==> flow/design.v <==
module TM_ALU (
    input  wire        clk,
    input  wire        reset,
    input  wire [7:0]  AvgTxLen,
    input  wire [7:0]  InstExed,
    input  wire [7:0]  CurTxLen,
    output wire [7:0]  AvgTxLen_new,
    output wire [7:0]  InstExed_new
);
    reg [15:0] mac_result;  
    reg [7:0]  inc_result;
    reg [15:0] mac_reg;     
    reg [7:0]  inc_reg;      
    reg [7:0]  AvgTxLen_reg;  
    always @(posedge clk) begin
        if (reset) begin
            mac_reg      <= 0;
            inc_reg      <= 0;
            AvgTxLen_reg <= 0;
        end else begin
            mac_result     <= AvgTxLen * InstExed;
            mac_reg      <= mac_result + CurTxLen;
            inc_result     <= InstExed + 1;
            inc_reg      <= inc_result;
            AvgTxLen_reg <= AvgTxLen;  
        end
    end
    reg [7:0] AvgTxLen_new_reg;
    always @(posedge clk) begin
        if (reset) begin
            AvgTxLen_new_reg <= 0;
        end else begin
            if (inc_reg == 0) begin  
                AvgTxLen_new_reg <= 0;
            end else begin
                AvgTxLen_new_reg <= mac_reg / inc_reg;
            end
        end
    end
    assign AvgTxLen_new  = AvgTxLen_new_reg;
    assign InstExed_new = (reset) ? 8'b0 : AvgTxLen_reg;  
endmodule
Tool chain data of TM_ALU
What the tools print for TM_ALU, step after step.
Lines are those of the file above, counted from 1.
Library cell names are shortened.
Not given: n/a
- top module: TM_ALU
- clock port: clk
- standard-cell library: sky130hd
- timing corner: tt_025C_1v80

After elaboration
Counts by Yosys on the flattened word-level netlist (proc, flatten, opt, wreduce; memories kept). Register bits leave out memories and registers merged into their read ports (data or address); mux counts leave out enables and synchronous resets folded into registers. Print and check cells are left out. Cells with the same type and inputs are merged into one.
- noted register bits: 64
- bits of input ports: 26
- add/subtract/negate cells: 2
- noted multipliers: 1
- divide/modulo/power cells at 1
- noted multiplexer cells: 1
- reductions and logical operators at 2
- operator list (operator ; count):
    divider 16 x 8 -> 16 bit ; 1
    multiplier 8 x 8 -> 16 bit ; 1
    adder 16 x 8 -> 16 bit ; 1
    adder 8 x 1 -> 8 bit with constant B ; 1
    zero test 8 bit ; 1
    two-way mux 8 bit ; 1
    OR reduction 2 bit ; 1

Depth
Yosys ltp: most cells in a row. Word level: on the elaborated netlist, between registers, memories and ports. Mapped: between sequential cells and ports; inverters and the memories' decode and read muxes count.
- word-level depth: 2
- ABC_AREA at 0
- depth in mapped cells at 157
- noted depth with buffers taken out: 148

Synthesis result
Source: synth_stat.txt of the flow (Yosys; design flattened, memories mapped). It holds for the ABC_AREA given above (unset counts as 0); a run with the other value may have another netlist.
The area totals of this step are shown rounded.
- cells by type (type ; count ; total area (µm²)):
    ha_1 ; 146 ; 1.83E+03
    dfxtp_1 ; 40 ; 800.768
    fa_1 ; 37 ; 740.71
    edfxtp_1 ; 24 ; 720.691
    o21a_1 ; 52 ; 390.374
    inv_1 ; 94 ; 352.838
    nand2_1 ; 91 ; 341.578
    a21oi_1 ; 59 ; 295.283
    xnor2_1 ; 33 ; 289.027
    nor2_1 ; 76 ; 285.274
    xor2_1 ; 29 ; 253.994
    nor3_1 ; 49 ; 245.235
    o21ai_0 ; 49 ; 245.235
    nor2b_1 ; 38 ; 237.728
    and2_1 ; 37 ; 231.472
    mux2_2 ; 16 ; 180.173
    a21o_1 ; 23 ; 172.666
    mux2i_1 ; 16 ; 160.154
Other cell types: 68; their cells: 252.
- cells in the netlist: 1161
- noted mapped area: 9700 µm²
- noted area of sequential cells: 1500 µm²
- noted flip-flop cells: 64
- noted buffers: 38

Timing after synthesis
Path of least setup slack by OpenSTA after synthesis, without wires, with an ideal clock, recovery checks aside; 20% of the period is set as input and as output delay. Where synthesis merged equal registers, the netlist keeps one of their names.
- path type: register -> register
- from: register inc_reg[7]
- to: register AvgTxLen_new_reg[0]
- noted clock period: 30000 ps
- setup time: 165 ps
- launch time at the first pin at 0 ps
- arrival: 29817 ps
- required time: 29835 ps
- setup slack at 18 ps
- delay of the path: 29982 ps
- noted driving pins on the path: 147
- path buffers: 10
- synthesis period reached: 29982 ps
"delay of the path" is the arrival time less input delay plus setup time.
"driving pins on the path" counts driving pins, that of a launching flip-flop among them; a cell with two outputs on the path counts twice.
"synthesis period reached" is the clock period less the worst setup slack; recovery checks do not enter. This is arithmetic on one report: input and output delays are still those of the set period (20% each).
A register here has more assigning lines than the two given.
- path through: dfxtp_1 buf_6 nor4_4 nand3_2 nor2_1 a21oi_1 a21oi_1 ha_1 or3_1 and3_1 a211o_1 and2_1 ha_1 a21oi_1 a2111o_1 o221a_2 or2_2 ha_1 [111 not listed] a21o_1 nor2b_1 nand3_1 or4_1 buf_6 mux2_4 ha_1 nor2b_1 o21ai_0 nand2b_1 a21oi_1 nor2b_1 o21ai_0 nand2b_1 a21oi_1 nand2_1 a2111oi_0 a41oi_1
- RTL lines, path post-synthesis (element ; RTL line ; RTL):
    from (decl) ; 13 ; reg [7:0]  inc_reg;
    from (assign) ; 18 ; inc_reg      <= 0;
    from (assign) ; 24 ; inc_reg      <= inc_result;
    to (assign) ; 31 ; AvgTxLen_new_reg <= 0;
    to (assign) ; 36 ; AvgTxLen_new_reg <= mac_reg / inc_reg;
    to (decl) ; 28 ; reg [7:0] AvgTxLen_new_reg;
No chain of elaborated cells between the ends is given.

Worst path after layout
From the final timing report of run A: the path of least setup slack in the routed layout; clock arrival at registers is part of the times.
The report prints the path's times to 10 ps; the period is as set.
- path type: register -> register
- from: register inc_reg[2]
- to: register AvgTxLen_new_reg[0]
- noted clock period: 40700 ps
- setup time: 140 ps
- launch time at the first pin at 350 ps
- arrival: 36110 ps
- required time: 40920 ps
- setup slack at 4810 ps
- noted driving pins on the path: 144
- path buffers: 3
A register here has more assigning lines than the two given.
- path through: dfxtp_1 inv_1 nand3_2 nor2_1 a21oi_1 a21oi_1 ha_1 or3_1 and3_1 a211o_1 and2_1 ha_1 a21oi_1 a2111o_1 o221a_2 or2_2 ha_1 a21oi_1 [108 not listed] a21o_1 a21o_1 nor2b_1 nand3_1 or4_1 mux2_4 ha_1 nor2b_1 o21ai_0 nand2b_1 a21oi_1 nor2b_1 o21ai_0 nand2b_1 a21oi_1 nand2_1 a2111oi_0 a41oi_1
- RTL lines, path post-layout (element ; RTL line ; RTL):
    from (decl) ; 13 ; reg [7:0]  inc_reg;
    from (assign) ; 18 ; inc_reg      <= 0;
    from (assign) ; 24 ; inc_reg      <= inc_result;
    to (assign) ; 31 ; AvgTxLen_new_reg <= 0;
    to (assign) ; 36 ; AvgTxLen_new_reg <= mac_reg / inc_reg;
    to (decl) ; 28 ; reg [7:0] AvgTxLen_new_reg;
No chain of elaborated cells between the ends is given.

# Flow runs of TM_ALU

Measured data: module TM_ALU, platform sky130hd, 6 stored runs of the flow under differing settings, order arbitrary. Input and output delays are each 20% of the period that was set; the output load is 0.01 pF.
"reached clock period" means the clock period less the worst setup slack. The figure is calculated, with input and output delays left at 20% of the set period.
The measured numbers are rounded.

Run A
Settings were CAP_MARGIN = 35; CELL_PAD_IN_SITES_DETAIL_PLACEMENT = 2; CORE_MARGIN = 9; HOLD_SLACK_MARGIN = -0.07; PLACE_DENSITY_LB_ADDON = 0.06; SETUP_SLACK_MARGIN = -2.0; period_ns = 40.7; CORE_UTILIZATION = 40; SLEW_MARGIN = 20
- netlist area reported by Yosys: 9700 µm²
- die size: 30000 µm²
- standard-cell area of the final layout at 11000 µm²
- noted the worst setup slack after layout: 4800 ps
- noted the reached clock period: 35886 ps

Run B
Settings were ABC_AREA = 1; CORE_MARGIN = 9; CORE_UTILIZATION = 41; PLACE_DENSITY = 0.42; SLEW_MARGIN = 25; TNS_END_PERCENT = 45; period_ns = 32.0; CAP_MARGIN = 20
- netlist area reported by Yosys: 10000 µm²
- die size: 30000 µm²
- standard-cell area of the final layout at 11000 µm²
- noted the worst setup slack after layout: 3300 ps
- noted the reached clock period: 28709 ps

Run C
Settings were CORE_UTILIZATION = 31; GPL_TIMING_DRIVEN = 0; MAX_ROUTING_LAYER = met4; SETUP_SLACK_MARGIN = 1.07; TNS_END_PERCENT = 75; period_ns = 51.9; CAP_MARGIN = 20; CORE_MARGIN = 2; SLEW_MARGIN = 20
- netlist area reported by Yosys: 9700 µm²
- die size: 33000 µm²
- standard-cell area of the final layout at 11000 µm²
- noted the worst setup slack after layout: 16000 ps
- noted the reached clock period: 35712 ps

Run D
Settings were ABC_AREA = 1; CAP_MARGIN = 35; CELL_PAD_IN_SITES_DETAIL_PLACEMENT = 2; CELL_PAD_IN_SITES_GLOBAL_PLACEMENT = 2; CORE_ASPECT_RATIO = 0.6; CORE_MARGIN = 6; CTS_CLUSTER_DIAMETER = 98; SETUP_SLACK_MARGIN = -2.0; SLEW_MARGIN = 25; period_ns = 40.7; CORE_UTILIZATION = 40
- netlist area reported by Yosys: 10000 µm²
- die size: 29000 µm²
- standard-cell area of the final layout at 11000 µm²
- noted the worst setup slack after layout: 9400 ps
- noted the reached clock period: 31333 ps

Run E
Settings were CAP_MARGIN = 35; CORE_MARGIN = 9; HOLD_SLACK_MARGIN = -0.07; PLACE_DENSITY_LB_ADDON = 0.06; period_ns = 30.0; CORE_UTILIZATION = 40; SLEW_MARGIN = 20
- netlist area reported by Yosys: 9700 µm²
- die size: 30000 µm²
- standard-cell area of the final layout at 12000 µm²
- noted the worst setup slack after layout: 1500 ps
- noted the reached clock period: 28513 ps

Run F
Settings were CELL_PAD_IN_SITES_GLOBAL_PLACEMENT = 3; CORE_ASPECT_RATIO = 1.3; CORE_UTILIZATION = 64; CTS_CLUSTER_SIZE = 58; GPL_TIMING_DRIVEN = 0; HOLD_SLACK_MARGIN = 0.06; PLACE_DENSITY_LB_ADDON = 0.18; period_ns = 22.0; CAP_MARGIN = 20; CORE_MARGIN = 2; SLEW_MARGIN = 20
- stopped before the end: placement reported FLW-0024
